==> flow/design.v <==
`timescale 1ns/10ps
module flex_counter
  #(
    parameter NUM_CNT_BITS = 4
    )
  (
   input wire 			   clk,
   input wire 			   n_rst,
   input wire 			   clear,
   input wire 			   count_enable,
   input wire [(NUM_CNT_BITS-1):0] rollover_val,
   output reg [(NUM_CNT_BITS-1):0] count_out,
   output reg 			   rollover_flag
   );
   reg [(NUM_CNT_BITS-1):0] temp_count_out;
   reg 			    temp_rollover_flag;
   always_ff @ (posedge clk, negedge n_rst)
     begin
	if (n_rst == 1'b0)  
	  begin
	     count_out <= '0;
	     rollover_flag <= 1'b0;
	  end
	else
	  begin
	     count_out <= temp_count_out;
	     rollover_flag <= temp_rollover_flag;
	  end
     end  
   always_comb				 
     begin
	temp_count_out = count_out;
	if (clear == 1'b1)
	  begin
	     temp_count_out = '0;
	  end
	else
	  begin
	     if (count_enable == 1'b1)
	       begin
		  temp_count_out = temp_count_out + 1'b1;
		  if (temp_count_out > rollover_val)
		    begin
		       temp_count_out = 1'b1;
		    end
	       end
	  end  
     end  
   always_comb				 
     begin
	temp_rollover_flag = rollover_flag;
	if (clear == 1'b1)
	  begin
	     temp_rollover_flag = 1'b0;
	  end
	else
	  begin
	     if (temp_count_out == rollover_val)
	       begin
		  temp_rollover_flag = 1'b1;
	       end
	     else
	       begin
		  temp_rollover_flag = 1'b0;
	       end
	  end  
     end  
endmodule  
module flex_pts_sr
  #(
    parameter NUM_BITS =4,
    parameter SHIFT_MSB = 1'b1
    )
   (
    input wire 		      clk, n_rst, shift_enable, load_enable,
    input wire [NUM_BITS-1:0] parallel_in,
    output reg 		      serial_out
    );
   reg [NUM_BITS-1:0] 	      parallel;
   reg [NUM_BITS-1:0] 	      parallel_nxt;
   reg 			      serial;
   reg 			      x;
   always_comb
     begin
	if(load_enable)
	  begin
	     parallel_nxt = parallel_in;
	     serial_out = parallel_nxt[NUM_BITS - 1];
	  end
	else
	  begin
	     if(shift_enable)
	       begin
		  if(SHIFT_MSB ==1 )begin
		     parallel_nxt = {parallel[NUM_BITS-2:0],1'b1};
		     serial_out = parallel[NUM_BITS-2];
		  end
		  else
		    begin
		       parallel_nxt= {1'b1,parallel[NUM_BITS-1:1]};
		       serial_out = parallel[0];
		    end
	       end
	     else
	       begin
		  parallel_nxt = parallel;
		  serial_out = 1;
	       end  
	  end
     end  
   always_ff @(posedge clk, negedge n_rst)
     begin
	if(n_rst == 0 )
	  begin
	     parallel <= '1;
	  end
	else
	  begin
	     parallel<= parallel_nxt;
	  end
     end  
   endmodule
`timescale 1ns/10ps
module flex_stp_sr
  #(
    parameter NUM_BITS = 4,
    parameter SHIFT_MSB = 1
    )
  (
   input wire clk,
   input wire n_rst,
   input wire shift_enable,
   input wire serial_in,
   output reg [(NUM_BITS-1):0] parallel_out
   );
   integer 		       i;
   always_ff @ (posedge clk, negedge n_rst)
     begin
	if (n_rst == 1'b0)
	  begin
	     for (i = 0; i < NUM_BITS; i = i + 1)
	       begin
		  parallel_out[i] <= 1;
	       end
	  end
	else
	  begin
             if (shift_enable == 1)
	       begin
		  if (SHIFT_MSB == 1)
		    begin
		       for (i = (NUM_BITS - 1); i > 0; i = i - 1)
			 begin
			    parallel_out[i] <= parallel_out[i - 1];
			 end
		       parallel_out[0] <= serial_in;
		    end
		  else
		    begin
		       for (i = 0; i < (NUM_BITS - 1); i = i + 1)
			 begin
			    parallel_out[i] <= parallel_out[i + 1];
			 end
		       parallel_out[NUM_BITS - 1] <= serial_in;
		    end
	       end  
	  end  
     end  
endmodule  
module tx_sr
  (
   input 	clk,
   input 	n_rst,
   input 	tx_enable,
   input 	load_enable,
   input [31:0] tx_data,
   output reg 	tx_out
   );
   flex_pts_sr #(32, 1) TX_SR
     (
      .clk(clk),
      .n_rst(n_rst),
      .shift_enable(tx_enable),
      .load_enable(load_enable),
      .parallel_in(tx_data),
      .serial_out(tx_out)
      );
endmodule  
module rx_sr
  (
   input 	     clk,
   input 	     n_rst,
   input 	     rx_enable,
   input wire 	     can_bus_data,
   output reg [31:0] rx_data
   );
   flex_stp_sr #(32, 1) RX_SR
     (
      .clk(clk),
      .n_rst(n_rst),
      .shift_enable(rx_enable),
      .serial_in(can_bus_data),
      .parallel_out(rx_data)
      );
endmodule  
module can_crc
  (
   input wire	     data,
   input wire	     crc_en,
   input wire	     clk,
   input wire 	     n_rst,
   output reg [14:0] crc_out
   );
   wire 	 crc_next;
   wire [14:0] 	 crc_temp;
   assign crc_temp = {crc_out[13:0],data};
   always_ff @ (posedge clk, negedge n_rst)
     begin
	if (n_rst == 1'b0)
	  begin
	     crc_out <= '0;
	  end
	else if (crc_en)
	  begin	 
	       crc_out <= crc_temp ^ 15'b0100010110011001;
	  end
     end  
endmodule  
`timescale 1ns / 10ps
module arbitration
  #(localparam [10:0] id = 11'b10101010000)
  (
   input wire clk,
   input wire n_rst,
   input wire rxd,
   input wire arbitration_start,
   output reg win,
   output reg loose 	     
   );
   reg 		     clear;
   wire     count_enable;
   reg 	[3:0]	     count_out;
   reg 		     rollover_flag;
   reg 		     tracking;
   assign count_enable = (arbitration_start && !tracking);
   flex_counter FLEX_COUNTER 
   (
    .clk(clk),
    .n_rst(n_rst),
    .clear(clear),
    .count_enable(count_enable),
    .rollover_val(4'b1010),
    .count_out(count_out),
    .rollover_flag(rollover_flag)
    );
   reg 		     winph;
   reg 		     looseph;
   reg 		     trackingph;
always_comb
  begin
     winph = win;
     looseph = loose;
     trackingph = tracking;
     clear = 0;
     if(arbitration_start)
       begin
     if(id[10-count_out] != rxd && tracking ==0)  
       begin
	  if(id[10-count_out] == 1) 
	    begin
	       trackingph = 1;
	       looseph = 1;
	       clear = 1;
	    end
	  else if(rxd == 1)
	    begin
	       trackingph = 1;
	       winph = 1;
	       clear = 1;
	    end
       end
     if(tracking ==1)
       begin
	  winph = 0;
	  looseph = 0;
	  clear = 1;
       end
       end  
     else
       begin
	  trackingph = 0;
       end  
  end
   always_ff @ (posedge clk, negedge n_rst)
     begin
	if(n_rst == 0)
	  begin
	     win <=0;
	     loose<=0;
	     tracking<=0;
	  end
	else
	  begin
	     win<=winph;
	     loose<=looseph;
	     tracking<=trackingph;
	  end  
     end  
endmodule  
`timescale 1ns / 10ps
module acceptance_filter
  (
   input wire 	clk,
   input wire 	n_rst,
   input wire 	enable,
   input wire 	rxd ,
   input [14:0] crc_calculated,
   output wire 	correct  
   );
   reg 		     clear;
   reg     count_enable;
   reg 	[3:0]	     count_out;
   reg 		     rollover_flag;
   reg 		     tracking;
   flex_counter FLEX_COUNTER 
   (
    .clk(clk),
    .n_rst(n_rst),
    .clear(clear),
    .count_enable(count_enable),
    .rollover_val(4'b1110),
    .count_out(count_out),
    .rollover_flag(rollover_flag)
    );
   reg 		     correctph;
   reg 		     trackingph;
   reg 		     correct1;
   assign correct = (count_out == 14 && correct1);
always_comb
  begin
     trackingph = tracking;
     correctph = 1;
     clear = 0;
     count_enable = 1;
     if(tracking) 
       correctph = 0;
     if(enable && tracking==0)  
       begin
	  clear = 0;
	  correctph = 1;
	  if(crc_calculated[14-count_out] !=rxd)
	    begin
	       correctph = 0;
	       trackingph =1;	       
	    end
       end
     if(!enable)
       begin
	  trackingph = 0;
	  count_enable = 0;
	  clear = 1;
       end
  end  
   always_ff @ (posedge clk, negedge n_rst)
     begin
	if(n_rst == 0)
	  begin
	     tracking<=0;
	     correct1<= 0;
	  end
	else
	  begin
	     correct1 <= correctph;
	     tracking<=trackingph;
	  end  
     end  
endmodule  
`timescale 1ns / 10ps
module can_register
  (
   input wire 	     clk,
   input wire 	     n_rst,
   input wire [31:0] command,
   input wire 	     rxd,
   output reg 	     txd, 
   output reg 	     write_fifo,
   output reg 	     read_fifo,
   output reg [31:0] send_data
   );
   typedef enum      bit [2:0] {SOF, ARBITRATION, CONTROL, DATA, CRC, ACK, EOF} stateType;
   stateType state;
   stateType next_state;
   reg [31:0] 	     rx_data;
   reg 		     rx_enable;
   reg 		     win_lose;
   reg 		     arbitration_start;
   reg 		     crc_enable;
   reg [14:0] 	     crc;
   reg 		     af_enable;
   reg 		     correct;
   reg 		     load_enable;
   reg [31:0] 	     send_data_to_tx;
    reg 		     tx_enable;
   reg [5:0] 	     num_bits;
   reg 		     clear;
   reg 		     count_enable;
   reg [5:0] 	     count_out;
   reg 		     rollover_flag;
   reg [5:0] 	     rollover_val;
 reg [31:0] send_dataph;
   reg [31:0] 	     temp_rx_data;
   wire 		     store_data;
   assign store_data = (state == CRC && count_out == 0);
   always_ff @ (negedge clk)
     begin
	if (n_rst == 1'b0)
	  begin
	     temp_rx_data <= '0;
	  end
	else
	  begin
	     if( store_data)
	       temp_rx_data   <=rx_data;
	  end  
     end  
   reg 	WRITE_CANph;
   reg 	WRITE_CAN;
   acceptance_filter ACCEPT
     (
      .clk(clk),
      .n_rst(n_rst),
      .rxd(rxd),
      .crc_calculated(crc),
      .correct(correct),
      .enable(af_enable)
      );
   wire data_for_crc;
   assign data_for_crc = (WRITE_CAN)? txd : rxd;
   can_crc CRC_module
     (
      .data(data_for_crc),
      .crc_en(crc_enable),
      .clk(clk),
      .n_rst(n_rst),
      .crc_out(crc)
      );
   flex_counter #(6) FLEX_COUNTER
   (
    .clk(clk),
    .n_rst(n_rst),
    .clear(clear),
    .count_enable(count_enable),
    .rollover_val(rollover_val),
    .count_out(count_out),
    .rollover_flag(rollover_flag)
    );
   tx_sr TX_SR
     (
      .clk(clk),
      .n_rst(n_rst),
      .tx_enable(tx_enable),
      .load_enable(load_enable),
      .tx_data(send_data_to_tx),
      .tx_out(txd)
      );
   rx_sr RX_SR
     (
      .clk(clk),
      .n_rst(n_rst),
      .rx_enable(rx_enable),
      .can_bus_data(rxd),
      .rx_data(rx_data)
      );
   arbitration ARBITRATION_module
     (
      .clk(clk),
      .n_rst(n_rst),
      .rxd(rxd),
      .arbitration_start(arbitration_start),
      .win(win),
      .loose(loose)
      );
   wire [31:0]	data_stored_commandph;
   reg 	[31:0]data_stored_command;
   reg 	      sync1; 
   reg 	      sync2;
   reg 	      sync;
   wire       sync_final;
   assign sync_final = (sync1 || sync2);
   assign data_stored_commandph = (sync2) ? command : data_stored_command;
   always_ff @ (posedge clk, negedge n_rst)
     begin
	if (n_rst == 1'b0)
	  begin
	     sync1 <= 0;
	     sync2<=0;
	     state <= SOF;
		send_data <= '0;
	     WRITE_CAN<= 1;
	  end
	else
	  begin
	     sync1<= sync;
	     sync2<= sync1;
	     send_data<= send_dataph;
	     WRITE_CAN<= WRITE_CANph;
	     state <= next_state;
	  end
     end  
   always_ff @( negedge clk)
     begin
	if(n_rst == 1'b0)
	  data_stored_command<= '1;
	else
	  data_stored_command<= data_stored_commandph;
       end
   always_comb
     begin
	next_state = state;
	case(state)
	  SOF:
	    begin
		 next_state = ARBITRATION;
	    end
	  ARBITRATION:
	    begin
	       if (count_out == 10)
		 next_state = CONTROL;
	       else
		 next_state = ARBITRATION;
	    end
	  CONTROL:
	    begin
	       if (count_out == 7)
		 next_state = DATA;
	       else
		 next_state = CONTROL;
	    end
	  DATA:
	    begin
	       if (count_out == 31)
		 next_state = CRC;
	       else
		 next_state = DATA;   
	    end
	  CRC:
	    begin
	       if (count_out == 14)
		 next_state = ACK;
	       else
		 next_state = CRC;
	    end
	  ACK:
	    begin
		 next_state = EOF;
	    end
	  EOF:
	    begin
		 next_state = SOF;
	    end
	endcase  
     end  
   always_comb
     begin
	load_enable = 1'b0;
	send_data_to_tx = '0;
	arbitration_start = 1'b0;
	clear = 1'b0;
	count_enable = 1'b0;
	rollover_val = '0;
	tx_enable = 1'b1;
	rx_enable = 1'b1;
	crc_enable = 1'b0;
	read_fifo = 1'b0;
	write_fifo = 1'b0;
	af_enable = 1'b0;
	WRITE_CANph = WRITE_CAN;
	sync = 0;
	send_dataph = send_data;
	case(state)
	  SOF:
	    begin
	       count_enable = 1'b1;
	       rollover_val = 1;
	       if (count_out == 0)
		 begin
		    load_enable = 1'b1;
		    tx_enable = 1'b1;
		    rx_enable = 1'b1;
		    count_enable = 1'b0;
		    clear = 1'b1;
		 end
	    end  
	  ARBITRATION:
	    begin
	       count_enable = 1'b1;
	       rollover_val = 10;
	       tx_enable = 1;
	       rx_enable = 1;
	       arbitration_start = 1'b1;
	       if (count_out == 0)
		 begin
		    load_enable = 1'b1;
		    tx_enable = 1'b1;
		    rx_enable = 1'b1;
		    send_data_to_tx = { 31'b0101010000000000000000000000000};
		 end
	       else if (count_out != 10)
		   begin
		      if (win)
			begin
			   count_enable = 1'b1;
			   clear = 1'b0;
			   read_fifo = 1'b1;
			   WRITE_CANph = 1;
			   sync = 1;
			end
		      else if (loose)
			begin
			   count_enable = 1'b1;
			   clear = 1'b0;
			   WRITE_CANph = 0;			   
			end
		      else
			begin
			   tx_enable = 1'b1;
			   rx_enable = 1'b1;
			   clear = 1'b0;
			end
		   end
		 else
		   begin
		      count_enable = 1'b0;
		      clear = 1'b1;
		   end
	    end  
	  CONTROL:
	    begin
		send_dataph = '0;	
	       count_enable = 1'b1;
	       rollover_val = 7;
	       if (count_out == 0)
		 begin
		    load_enable = 1'b1;
		    tx_enable = 1'b1;
		    rx_enable = 1'b1;
		    send_data_to_tx = { 31'b00100000000000000000000000000000};
		 end
	       else
		 begin
		    if (count_out != 7)
		      begin
			 tx_enable = 1'b1;
			 rx_enable = 1'b1;
			 send_data_to_tx = {31'b00100000000000000000000000000000};
		      end
		    else
		      begin
			 read_fifo = 1'b0;
			 count_enable = 1'b0;
			 clear = 1'b1;
		      end
		 end  
	    end  
	  DATA:
	    begin	  
	       count_enable = 1'b1;
	       rollover_val = 31;
	       crc_enable = 1'b1;
	        if (count_out == 0)
		 begin
		    load_enable = 1'b1;
		    tx_enable = 1'b1;
		    rx_enable = 1'b1;
		    send_data_to_tx = data_stored_command;
		 end
	       else
		 begin
		    if (count_out != 31)
		      begin
			 tx_enable = 1'b1;
			 rx_enable = 1'b1;
		      end
		    else
		      begin
			 count_enable = 1'b0;
			 clear = 1'b1;
		      end
		 end  
	    end  
	  CRC:
	    begin
	       count_enable = 1'b1;
	       rollover_val = 14;
	       send_data_to_tx = crc<<17;
	       if(count_out >= 1)
		  af_enable = 1'b1;
	       if (count_out == 0)
		 begin
		    load_enable = 1'b1;
		    tx_enable = 1'b1;
		    rx_enable = 1'b1;
		 end
	       else
		 begin
		    if (count_out != 14)
		      begin
			 tx_enable = 1'b1;
			 rx_enable = 1'b1;
		      end
		    else
		      begin
			 tx_enable = 1;
			 count_enable = 1'b0;
			 clear = 1'b1;
		      end  
		 end  
	    end  
	  ACK:
	    begin
	       af_enable = 1'b0;
	       count_enable = 1'b1;
	       rollover_val = 1;
	       if (count_out == 0)
		 begin
		    load_enable = 1'b1;
		    tx_enable = 1'b1;
		    rx_enable = 1'b1;
		    count_enable = 1'b0;
		    clear = 1'b1;
		    if (correct == 1'b1)
		      begin
			 send_data_to_tx = 8'h00000000;
			 send_dataph = temp_rx_data;
			 write_fifo = 1'b1;
		      end
		    else
		      send_data_to_tx = 8'h00;
		 end
	    end  
	  EOF:
	    begin
	       count_enable = 1'b1;
	       rollover_val = 1;
	       if (count_out == 0)
		 begin
		    load_enable = 1'b1;
		    tx_enable = 1'b1;
		    rx_enable = 1'b1;
		    send_data_to_tx = '0;
		    count_enable = 1'b0;
		    clear = 1'b1;
		 end
	    end  
	endcase  
     end  
endmodule  
module Sensor_FIFO_storage
(
	input wire write_clk,
	input wire read_clk,
	input wire n_rst,
	input wire write_command,
	input wire read_command,
	input wire [31:0] write_data,
	output reg fifo_full,
	output reg fifo_empty,
	output reg [31:0] read_data
);
reg write_enable;
reg read_enable;
reg [3:0] write_pointer;
reg [3:0] read_pointer;
logic FIFO_write;
reg read_clear, read_corner_clear;
reg write_clear, write_corner_clear;
reg [7:0][31:0] data;
flex_counter #(4) READ_COUNTER (.clk(read_clk), .n_rst(n_rst), .count_enable(read_enable), .rollover_val(4'd8), .count_out(read_pointer), .clear(read_clear | read_corner_clear));
flex_counter #(4) WRITE_COUNTER (.clk(write_clk), .n_rst(n_rst), .count_enable(write_enable), .rollover_val(4'd8), .count_out(write_pointer), .clear(write_clear | write_corner_clear));
always_comb begin
	write_enable = 0;
	if(write_command) begin
		if(!fifo_full | (fifo_full && ((write_pointer + 1) == read_pointer)))		 
			write_enable = 1;
		else
			write_enable = 0;
	end
end
always_comb begin
	read_enable = 0;
	if(read_command) begin
		if(!fifo_empty)
			read_enable = 1;
		else
			read_enable = 0;
	end
end
always_ff @(posedge write_clk) begin
	if(n_rst == 0) begin
		data[0] <= 32'h0;		 
		data[1] <= 32'h0;
		data[2] <= 32'h0;
		data[3] <= 32'h0;
		data[4] <= 32'h0;
		data[5] <= 32'h0;
		data[6] <= 32'h0;
		data[7] <= 32'h0;
	end
	else begin
		if(FIFO_write && !write_pointer[3])	 
			data[write_pointer[2:0]] <= write_data;
	end
end
always_comb begin
	fifo_empty = 0;
	read_corner_clear = 0;
	write_corner_clear = 0;
	if((read_pointer == write_pointer)) begin
		fifo_empty = 1;
		if(read_pointer != 0) begin
			read_corner_clear = 1;
			write_corner_clear = 1;
		end
	end
end
always_comb begin
	fifo_full = 0;
	if((write_pointer == 4'd8 && read_pointer == 0) || ((write_pointer + 1) == read_pointer))
		fifo_full = 1;
end
assign FIFO_write = !fifo_full;
always_comb begin
	read_clear = 0;
	write_clear = 0;
	if(write_pointer == 4'd8 && read_pointer != 4'd0)	 
		write_clear = 1;
	if(read_pointer == 4'd8)
		read_clear = 1;
end
always_comb begin
	if(fifo_empty || read_pointer[3])	 
		read_data = 0;
	else
		read_data = data[read_pointer[2:0]];
end
endmodule 
module Command_FIFO_storage
(
	input wire write_clk,
	input wire read_clk,
	input wire n_rst,
	input wire write_command,
	input wire read_command,
	input wire [31:0] write_data,
	output reg fifo_full,
	output reg fifo_empty,
	output reg [31:0] read_data
);
reg write_enable;
reg read_enable;
reg [3:0] write_pointer;
reg [3:0] read_pointer;
logic FIFO_write;
reg read_clear, read_corner_clear;
reg write_clear, write_corner_clear;
reg [7:0][31:0] data;
flex_counter #(4) READ_COUNTER (.clk(read_clk), .n_rst(n_rst), .count_enable(read_enable), .rollover_val(4'd8), .count_out(read_pointer), .clear(read_clear | read_corner_clear));
flex_counter #(4) WRITE_COUNTER (.clk(write_clk), .n_rst(n_rst), .count_enable(write_enable), .rollover_val(4'd8), .count_out(write_pointer), .clear(write_clear | write_corner_clear));
always_comb begin
	write_enable = 0;
	if(write_command) begin
		if(!fifo_full | (fifo_full && ((write_pointer + 1) == read_pointer)))	 
			write_enable = 1;
		else
			write_enable = 0;
	end
end
always_comb begin
	read_enable = 0;
	if(read_command) begin
		if(!fifo_empty)
			read_enable = 1;
		else
			read_enable = 0;
	end
end
always_ff @(posedge write_clk) begin
	if(n_rst == 0) begin		 
		data[0] <= 32'h0;
		data[1] <= 32'h0;
		data[2] <= 32'h0;
		data[3] <= 32'h0;
		data[4] <= 32'h0;
		data[5] <= 32'h0;
		data[6] <= 32'h0;
		data[7] <= 32'h0;
	end
	else begin	
		if(FIFO_write && !write_pointer[3])	 
			data[write_pointer[2:0]] <= write_data;
	end
end
always_comb begin
	fifo_empty = 0;
	read_corner_clear = 0;
	write_corner_clear = 0;
	if((read_pointer == write_pointer)) begin
		fifo_empty = 1;
		if(read_pointer != 0) begin
			read_corner_clear = 1;
			write_corner_clear = 1;
		end
	end
end
always_comb begin
	fifo_full = 0;
	if((write_pointer == 4'd8 && read_pointer == 0) || ((write_pointer + 1) == read_pointer))
		fifo_full = 1;
end
assign FIFO_write = !fifo_full;
always_comb begin
	read_clear = 0;
	write_clear = 0;
	if(write_pointer == 4'd8 && read_pointer != 4'd0)	 
		write_clear = 1;
	if(read_pointer == 4'd8)
		read_clear = 1;
end
always_comb begin
	if(fifo_empty || read_pointer[3])	 
		read_data = 0;
	else
		read_data = data[read_pointer[2:0]];
end
endmodule 
module Control_Unit
(
	input clk, n_rst,
	input logic [15:0] command_data, address,
	input logic renable, wenable,
	input logic [2:0] data_size, burst_size,
	output logic [31:0] sensor_data,
	output logic slave_wait,
	input logic sensor_fifo_full, sensor_fifo_empty,
	output logic sensor_read, sensor_write,
	input logic command_fifo_full, command_fifo_empty,
	output logic command_read, command_write,
	input logic [31:0] command_rdata, sensor_rdata,
	output logic [31:0] command_wdata, sensor_wdata,
	input logic [31:0] rx_data,
	input logic read_fifo,
	input logic write_fifo,
	output logic [31:0] tx_data
);
localparam CAN_BUS_READY = 1'b1;
localparam CAN_BUS_BUSY = 1'b0;
typedef enum bit [3:0] {IDLE, CHECK_SENSOR_FIFO, CHECK_COMMAND_FIFO, READ_SENSOR, WRITE_SENSOR, READ_COMMAND, WRITE_COMMAND, NO_SENSOR_DATA, NO_COMMAND_DATA, COMMAND_FULL, WAIT_STATE} stateType;
stateType state, next_state, current, next;
always_ff @ (posedge clk, negedge n_rst) begin
	if(n_rst == 1'b0) begin
		state <= IDLE;
		current <= IDLE;
	end
	else begin
		current <= next;
		state <= next_state;
	end
end
always_comb begin
	tx_data = 32'hFFFFFFFF;
	command_read = 0;
	command_write = 0;
	sensor_read = 0;
	sensor_write = 0;
	sensor_data = 32'h0;
	slave_wait = 1;
	command_wdata = 32'h0;
	sensor_wdata = 32'h0;
	next_state = state;
	next = current;
	case(state) 
		IDLE: begin
			if(write_fifo)
				next_state = WRITE_SENSOR;
			else if(read_fifo)
				next_state = CHECK_COMMAND_FIFO;
			else begin
				next_state = IDLE;
				slave_wait = 1;
			end
		end
		CHECK_COMMAND_FIFO: begin
			slave_wait = 0;
			if(command_fifo_empty)
				next_state = NO_COMMAND_DATA;
			else
				next_state = READ_COMMAND;
		end
		NO_COMMAND_DATA: begin
			next_state = IDLE;
			command_read = 0;
			slave_wait = 0;
		end
		READ_COMMAND: begin
			command_read = 1;
			tx_data = command_rdata;
			next_state = WAIT_STATE;
		end
		WRITE_SENSOR: begin
			sensor_write = 1;
			sensor_wdata = rx_data;
			next_state = WAIT_STATE;
		end
		WAIT_STATE: begin
			if(!read_fifo)
				next_state = IDLE;
			else
				next_state = WAIT_STATE;
			slave_wait = 0;
		end
	endcase
	case(current)
		IDLE: begin
			slave_wait = 0;
			if(wenable)
				next = CHECK_COMMAND_FIFO;
			else if(renable)
				next = CHECK_SENSOR_FIFO;
			else
				next = IDLE;
		end
		CHECK_COMMAND_FIFO: begin
			if(command_fifo_full) begin
				slave_wait = 1;
				next = COMMAND_FULL;
			end
			else
				next = WRITE_COMMAND;
		end
		CHECK_SENSOR_FIFO: begin
			if(sensor_fifo_empty) begin
				slave_wait = 1;
				next = NO_SENSOR_DATA;
			end
			else 
				next = READ_SENSOR;
		end
		COMMAND_FULL: begin
			command_write = 0;
			slave_wait = 1;
			if(renable)
				next = CHECK_SENSOR_FIFO;
			else
				next = IDLE;
		end
		WRITE_COMMAND: begin
			command_write = 1;
			command_wdata = {address, command_data};
			if(renable)
				next = CHECK_SENSOR_FIFO;
			else
				next = IDLE;
			slave_wait = 1;
		end
		NO_SENSOR_DATA: begin
			sensor_read = 0;
			slave_wait = 1;
			if(wenable)
				next = CHECK_COMMAND_FIFO;
			else
				next = IDLE;
		end
		READ_SENSOR: begin
			sensor_read = 1;
			slave_wait = 1;
			sensor_data = sensor_rdata;
			if(wenable)
				next = CHECK_COMMAND_FIFO;
			else
				next = IDLE;
		end	
	endcase
end
endmodule 
module AHB_Slave
#(
	parameter BASE_ADDRESS = 32'h0,
	parameter NUMBER_OF_ADDRESSES = 32		 
)
(
	input logic HCLK, HRESETn, HWRITE, HSEL,
	input logic [31:0] HADDR, HWDATA,
	input logic [1:0] HTRANS,
	input logic [2:0] HBURST, HSIZE,
	output logic [31:0] HRDATA,
	output logic HRESP, HREADYOUT,
	input logic [31:0] sensor_data,
	input logic slave_wait,
	output logic [15:0] command_data, address,
	output logic renable, wenable,
	output logic [2:0] data_size, burst_size
);
localparam ADDRESS_MAX = BASE_ADDRESS + NUMBER_OF_ADDRESSES - 1;
localparam IDLE_TRANS = 2'b00;		 
localparam BUSY_TRANS = 2'b01;		 
localparam NONSEQ_TRANS = 2'b10;	 
localparam SEQ_TRANS = 2'b11;		 
localparam SINGLE_BURST = 3'b000;
localparam INCR_BURST = 3'b001;
localparam WRAP4_BURST = 3'b010;
localparam INCR4_BURST = 3'b011;
localparam WRAP8_BURST = 3'b100;
localparam INCR8_BURST = 3'b101;
localparam WRAP16_BURST = 3'b110;
localparam INCR16_BURST = 3'b111;
localparam SLAVE_OKAY = 1'b0;
localparam SLAVE_ERROR = 1'b1;
localparam SLAVE_READY = 1'b1;
localparam SLAVE_NOTREADY = 1'b0;
typedef enum bit [2:0] {IDLE, READ, WRITE, FIRST_ERROR, SECOND_ERROR} stateType;
stateType state, next_state;
logic [4:0] burst_counter;  
always_ff @ (posedge HCLK, negedge HRESETn) begin
	if(HRESETn == 0) begin
		state <= IDLE;
		burst_counter <= 0;
	end
	else begin
		state <= next_state;
		if(HTRANS == NONSEQ_TRANS)	 
			burst_counter <= 1;
		else if(HTRANS == SEQ_TRANS)
			burst_counter <= burst_counter + 1;
		else
			burst_counter <= burst_counter;
	end
end
always_comb begin
	next_state = state;
	case(state)
		IDLE: begin		 
			if(HSEL) begin
				if((HADDR[14:0] > ADDRESS_MAX) || (HTRANS != NONSEQ_TRANS))
					next_state = FIRST_ERROR;
				else if(HWRITE)
					next_state = WRITE;
				else 
					next_state = READ;
			end
			else
				next_state = IDLE;
		end
		READ: begin
			if(HTRANS == BUSY_TRANS)		 
				next_state = READ;
			else if(HSEL) begin
				if(HADDR[14:0] > ADDRESS_MAX)
					next_state = FIRST_ERROR;
				else if(HSEL && HWRITE && HTRANS == NONSEQ_TRANS)
					next_state = WRITE;
				else if(HSEL && ~HWRITE)
					next_state = READ;
				else
					next_state = FIRST_ERROR;
			end
			else
				next_state = IDLE;
		end
		WRITE: begin			 
			if(HTRANS == BUSY_TRANS)
				next_state = WRITE;
			else if(HSEL) begin
				if(HADDR[14:0] > ADDRESS_MAX)
					next_state = FIRST_ERROR;
				else if(HSEL && ~HWRITE && HTRANS == NONSEQ_TRANS)
					next_state = READ;
				else if(HSEL && HWRITE)
					next_state = WRITE;
				else
					next_state = FIRST_ERROR;
			end
			else
				next_state = IDLE;
		end
		FIRST_ERROR: begin			 
			next_state = SECOND_ERROR;
		end
		SECOND_ERROR: begin
			next_state = IDLE;
		end
	endcase
end
assign HRESP = ((state == FIRST_ERROR) || (state == SECOND_ERROR))? SLAVE_ERROR : SLAVE_OKAY;
assign HRDATA = sensor_data;
assign command_data = HWDATA[15:0];
assign HREADYOUT = ((state == FIRST_ERROR)? 1'b0 : ((state == SECOND_ERROR)? 1'b0 : ~slave_wait));
assign address = {HADDR[31], HADDR[14:0]};
assign burst_size = HBURST;
assign data_size = HSIZE;
assign renable = (state == READ && HTRANS != BUSY_TRANS);
assign wenable = (state == WRITE && HTRANS != BUSY_TRANS);
endmodule 
module AHB2CAN_top
(
	input logic HCLK, HRESETn, HWRITE, HSEL,
	input logic [31:0] HADDR, HWDATA,
	input logic [1:0] HTRANS,
	input logic [2:0] HBURST, HSIZE,
	output logic [31:0] HRDATA,
	output logic HRESP, HREADYOUT,
	input logic rx_data,
	output logic tx_data
);
reg [31:0] sensor_data;
reg [15:0] address, command_data;
reg slave_wait, renable, wenable;
reg [2:0] data_size, burst_size;
reg sensor_fifo_full, sensor_fifo_empty, sensor_read, sensor_write, command_fifo_full, command_fifo_empty, command_read, command_write;
reg [31:0] command_rdata, sensor_rdata, command_wdata, sensor_wdata;
reg read_fifo, write_fifo;
reg [31:0] CAN_rx_data, CAN_tx_data;
AHB_Slave AHBS (.HCLK(HCLK), 
		.HRESETn(HRESETn), 
		.HWRITE(HWRITE),
		.HSEL(HSEL),
		.HADDR(HADDR),
		.HWDATA(HWDATA),
		.HTRANS(HTRANS),
		.HBURST(HBURST),
		.HSIZE(HSIZE),
		.HRDATA(HRDATA),
		.HRESP(HRESP),
		.HREADYOUT(HREADYOUT),
		.sensor_data(sensor_data),
		.address(address),
		.command_data(command_data),
		.slave_wait(slave_wait),
		.renable(renable),
		.wenable(wenable),
		.data_size(data_size),
		.burst_size(burst_size)
);
Control_Unit CU(.clk(HCLK),
		.n_rst(HRESETn),
		.command_data(command_data),
		.address(address),
		.renable(renable),
		.wenable(wenable),
		.data_size(data_size),
		.burst_size(burst_size),
		.sensor_data(sensor_data),
		.slave_wait(slave_wait),
		.sensor_fifo_full(sensor_fifo_full),
		.sensor_fifo_empty(sensor_fifo_empty),
		.command_fifo_full(command_fifo_full),
		.command_fifo_empty(command_fifo_empty),
		.sensor_read(sensor_read),
		.sensor_write(sensor_write),
		.command_read(command_read),
		.command_write(command_write),
		.command_rdata(command_rdata),
		.command_wdata(command_wdata),
		.sensor_rdata(sensor_rdata),
		.sensor_wdata(sensor_wdata),
		.rx_data(CAN_rx_data),
		.read_fifo(read_fifo),
		.write_fifo(write_fifo),
		.tx_data(CAN_tx_data)
);
Sensor_FIFO_storage SFIFO      (.write_clk(HCLK),
				.read_clk(HCLK),
				.n_rst(HRESETn),
				.write_command(sensor_write),
				.read_command(sensor_read),
				.write_data(sensor_wdata),
				.fifo_full(sensor_fifo_full),
				.fifo_empty(sensor_fifo_empty),
				.read_data(sensor_rdata)
);
Command_FIFO_storage CFIFO     (.write_clk(HCLK),
				.read_clk(HCLK),
				.n_rst(HRESETn),
				.write_command(command_write),
				.read_command(command_read),
				.write_data(command_wdata),
				.fifo_full(command_fifo_full),
				.fifo_empty(command_fifo_empty),
				.read_data(command_rdata)
);
can_register CANbus    (.clk(HCLK),
			.n_rst(HRESETn),
			.command(CAN_tx_data),
			.rxd(rx_data),
			.txd(tx_data),
			.write_fifo(write_fifo),
			.read_fifo(read_fifo),
			.send_data(CAN_rx_data)
);
endmodule 		 
==> Step by step through the tools: AHB2CAN_top <==
What the tools print for AHB2CAN_top, step after step.
Lines are those of the file above, counted from 1.
Library cell names are shortened.
{ "setup": {"design": "AHB2CAN_top", "clock_port": "HCLK", "cell_library": "sky130hd", "lib_corner": "tt_025C_1v80"} }

==> Word level <==
Counts by Yosys on the flattened word-level netlist (proc, flatten, opt, wreduce; memories kept). Register bits leave out memories and registers merged into their read ports (data or address). Print and check cells are left out.
{ "word_totals": {"out_inout_bits": 35, "register_bits": 738, "in_bits": 77, "elab_cells": 381} }
{ "classes": {"n_reduce_logical": 67, "n_shift": 8, "addsub": 13, "equal": 52, "n_mux": 156, "logic": 18, "compare": 9} }
{ "ops": {"columns": ["cell", "n"], "rows": [
  ["bitwise AND 256 bit", 2],
  ["bitwise OR 256 bit", 2],
  ["indexed select 256 x 9 -> 32 bit", 2],
  ["inverter 256 bit", 2],
  ["variable shift 32 x 33 -> 256 bit", 2],
  ["variable shift 32 x 33 -> 256 bit with constant A", 2],
  ["2-to-1 mux 32 bit", 10],
  ["parallel mux 32 bit (select 4 bit)", 1],
  ["2-to-1 mux 4 bit", 23],
  ["2-to-1 mux 1 bit", 90],
  ["negation 8 -> 33 bit", 2],
  ["equality test 32 x 4 -> 1 bit", 2],
  ["parallel mux 32 bit (select 2 bit)", 1],
  ["2-to-1 mux 30 bit", 2],
  ["parallel mux 4 bit (select 5 bit)", 2],
  ["2-to-1 mux 3 bit", 12],
  ["equality test 4 bit with constant B", 8],
  ["2-to-1 mux 31 bit", 1],
  ["parallel mux 5 bit (select 5 bit)", 1],
  ["adder 4 x 1 -> 4 bit with constant B", 6],
  ["> comparator 4 bit with constant B", 6],
  ["nonzero test 2 bit", 11],
  ["parallel mux 3 bit (select 7 bit)", 1],
  ["logical AND 1 bit", 19],
  ["2-to-1 mux 6 bit", 3],
  ["equality test 4 x 3 -> 1 bit with constant B", 4],
  ["logical NOT 4 bit", 4],
  ["> comparator 15 x 5 -> 1 bit with constant B", 1]
]} }
Not listed: further kinds 46, cells in them 101.

==> Longest topological paths <==
Yosys ltp: most cells in a row. Word level: on the elaborated netlist, between registers, memories and ports. Mapped: between sequential cells and ports; inverters and the memories' decode and read muxes count.
{ "logic_depth": {"ltp_word": 10, "ABC_AREA": 1, "depth_mapped": 19, "ltp_nobuf": 14} }

==> Mapped cells and area <==
Yosys stat after the flow's synthesis: flattened, memories mapped to cells. It holds for the ABC_AREA given above (unset counts as 0); a run with the other value may have another netlist.
{ "synth_totals": {"yosys_area_um2": 42577.1, "buf_cells": 565, "cells": 6729, "seqArea_um2": 15945.3, "ff_cells": 749} }
{ "by_type": {"columns": ["cell", "n", "area_total_um2"], "rows": [
  ["dfxtp_1", 576, 1.15E+04],
  ["nand2_1", 1835, 6.89E+03],
  ["a21oi_1", 890, 4.45E+03],
  ["nor2_1", 939, 3524.63],
  ["dfrtp_1", 105, 2627.52],
  ["nand3_1", 460, 2.3E+03],
  ["o21ai_0", 371, 1.86E+03],
  ["dfstp_2", 68, 1.79E+03],
  ["inv_1", 417, 1.57E+03],
  ["clkbuf_1", 358, 1.34E+03],
  ["nand4_1", 79, 494.224],
  ["buf_2", 97, 485.466],
  ["ha_1", 33, 412.896],
  ["nor4_1", 64, 400.384],
  ["buf_4", 44, 330.317],
  ["a32o_1", 32, 320.307],
  ["a21boi_0", 35, 262.752],
  ["o31ai_1", 35, 262.752]
]} }
Other cell types: 31; their cells: 291.

--- measured runs ---
Record of 5 stored runs of the RTL-to-layout flow on AHB2CAN_top, platform sky130hd. The runs are unordered. Constraints: input delay and output delay 20% of the set period each, output load 0.01 pF.
"power_total_uw" is the tool's figure for a default switching activity; nothing was simulated.
[
  {
    "run": "run 1",
    "settings": { "ABC_AREA": 1, "CELL_PAD_IN_SITES_GLOBAL_PLACEMENT": 3, "CORE_MARGIN": 9, "CTS_CLUSTER_SIZE": 31, "GPL_TIMING_DRIVEN": 0, "MIN_ROUTING_LAYER": "met1", "SLEW_MARGIN": 5, "TNS_END_PERCENT": 50, "period_ns": 10.0, "CAP_MARGIN": 20, "CORE_UTILIZATION": 40 },
    "outcome": "unfinished; error GPL-0301 in placement"
  },
  {
    "run": "run 2",
    "settings": { "CAP_MARGIN": 10, "CORE_ASPECT_RATIO": 1.86, "CORE_UTILIZATION": 38, "CTS_CLUSTER_SIZE": 66, "MAX_ROUTING_LAYER": "met5", "MIN_ROUTING_LAYER": "met1", "PLACE_DENSITY_LB_ADDON": 0.11, "SETUP_SLACK_MARGIN": 1.17, "SLEW_MARGIN": 20, "period_ns": 8.5, "CORE_MARGIN": 2 },
    "results": { "synth_area_um2": 31113.6, "power_total_uw": 7246, "design.die.area_um2": 84293.5, "setup_worst_slack_ns": 1.023, "holdWs_ns": 0.361, "finalUtil_pct": 43.4, "setup_tns_ns": 0.000, "cell_area_final_um2": 35365.2 }
  },
  {
    "run": "run 3",
    "settings": { "CORE_UTILIZATION": 40, "period_ns": 8.89, "CAP_MARGIN": 20, "CORE_MARGIN": 2, "SLEW_MARGIN": 20 },
    "results": { "synth_area_um2": 31113.6, "power_total_uw": 7355, "design.die.area_um2": 80029.6, "setup_worst_slack_ns": 0.750, "holdWs_ns": 0.349, "finalUtil_pct": 46.3, "setup_tns_ns": 0.000, "cell_area_final_um2": 35730.5 }
  },
  {
    "run": "run 4",
    "settings": { "ABC_AREA": 1, "CELL_PAD_IN_SITES_GLOBAL_PLACEMENT": 2, "CORE_UTILIZATION": 19, "CTS_CLUSTER_SIZE": 44, "GPL_ROUTABILITY_DRIVEN": 1, "SETUP_SLACK_MARGIN": -0.6, "SLEW_MARGIN": 15, "TNS_END_PERCENT": 75, "period_ns": 7.31, "CAP_MARGIN": 20, "CORE_MARGIN": 2 },
    "results": { "synth_area_um2": 42577.1, "power_total_uw": 9651, "design.die.area_um2": 227892.0, "setup_worst_slack_ns": 0.152, "holdWs_ns": 0.342, "finalUtil_pct": 22.3, "setup_tns_ns": 0.000, "cell_area_final_um2": 49552.5 }
  },
  {
    "run": "run 5",
    "settings": { "ABC_AREA": 1, "CELL_PAD_IN_SITES_GLOBAL_PLACEMENT": 3, "CORE_ASPECT_RATIO": 0.95, "CORE_MARGIN": 9, "CTS_CLUSTER_SIZE": 65, "GPL_TIMING_DRIVEN": 0, "MIN_ROUTING_LAYER": "met1", "SLEW_MARGIN": 0, "TNS_END_PERCENT": 50, "period_ns": 10.0, "CAP_MARGIN": 20, "CORE_UTILIZATION": 40 },
    "outcome": "unfinished; error GPL-0301 in placement"
  }
]
--- end ---
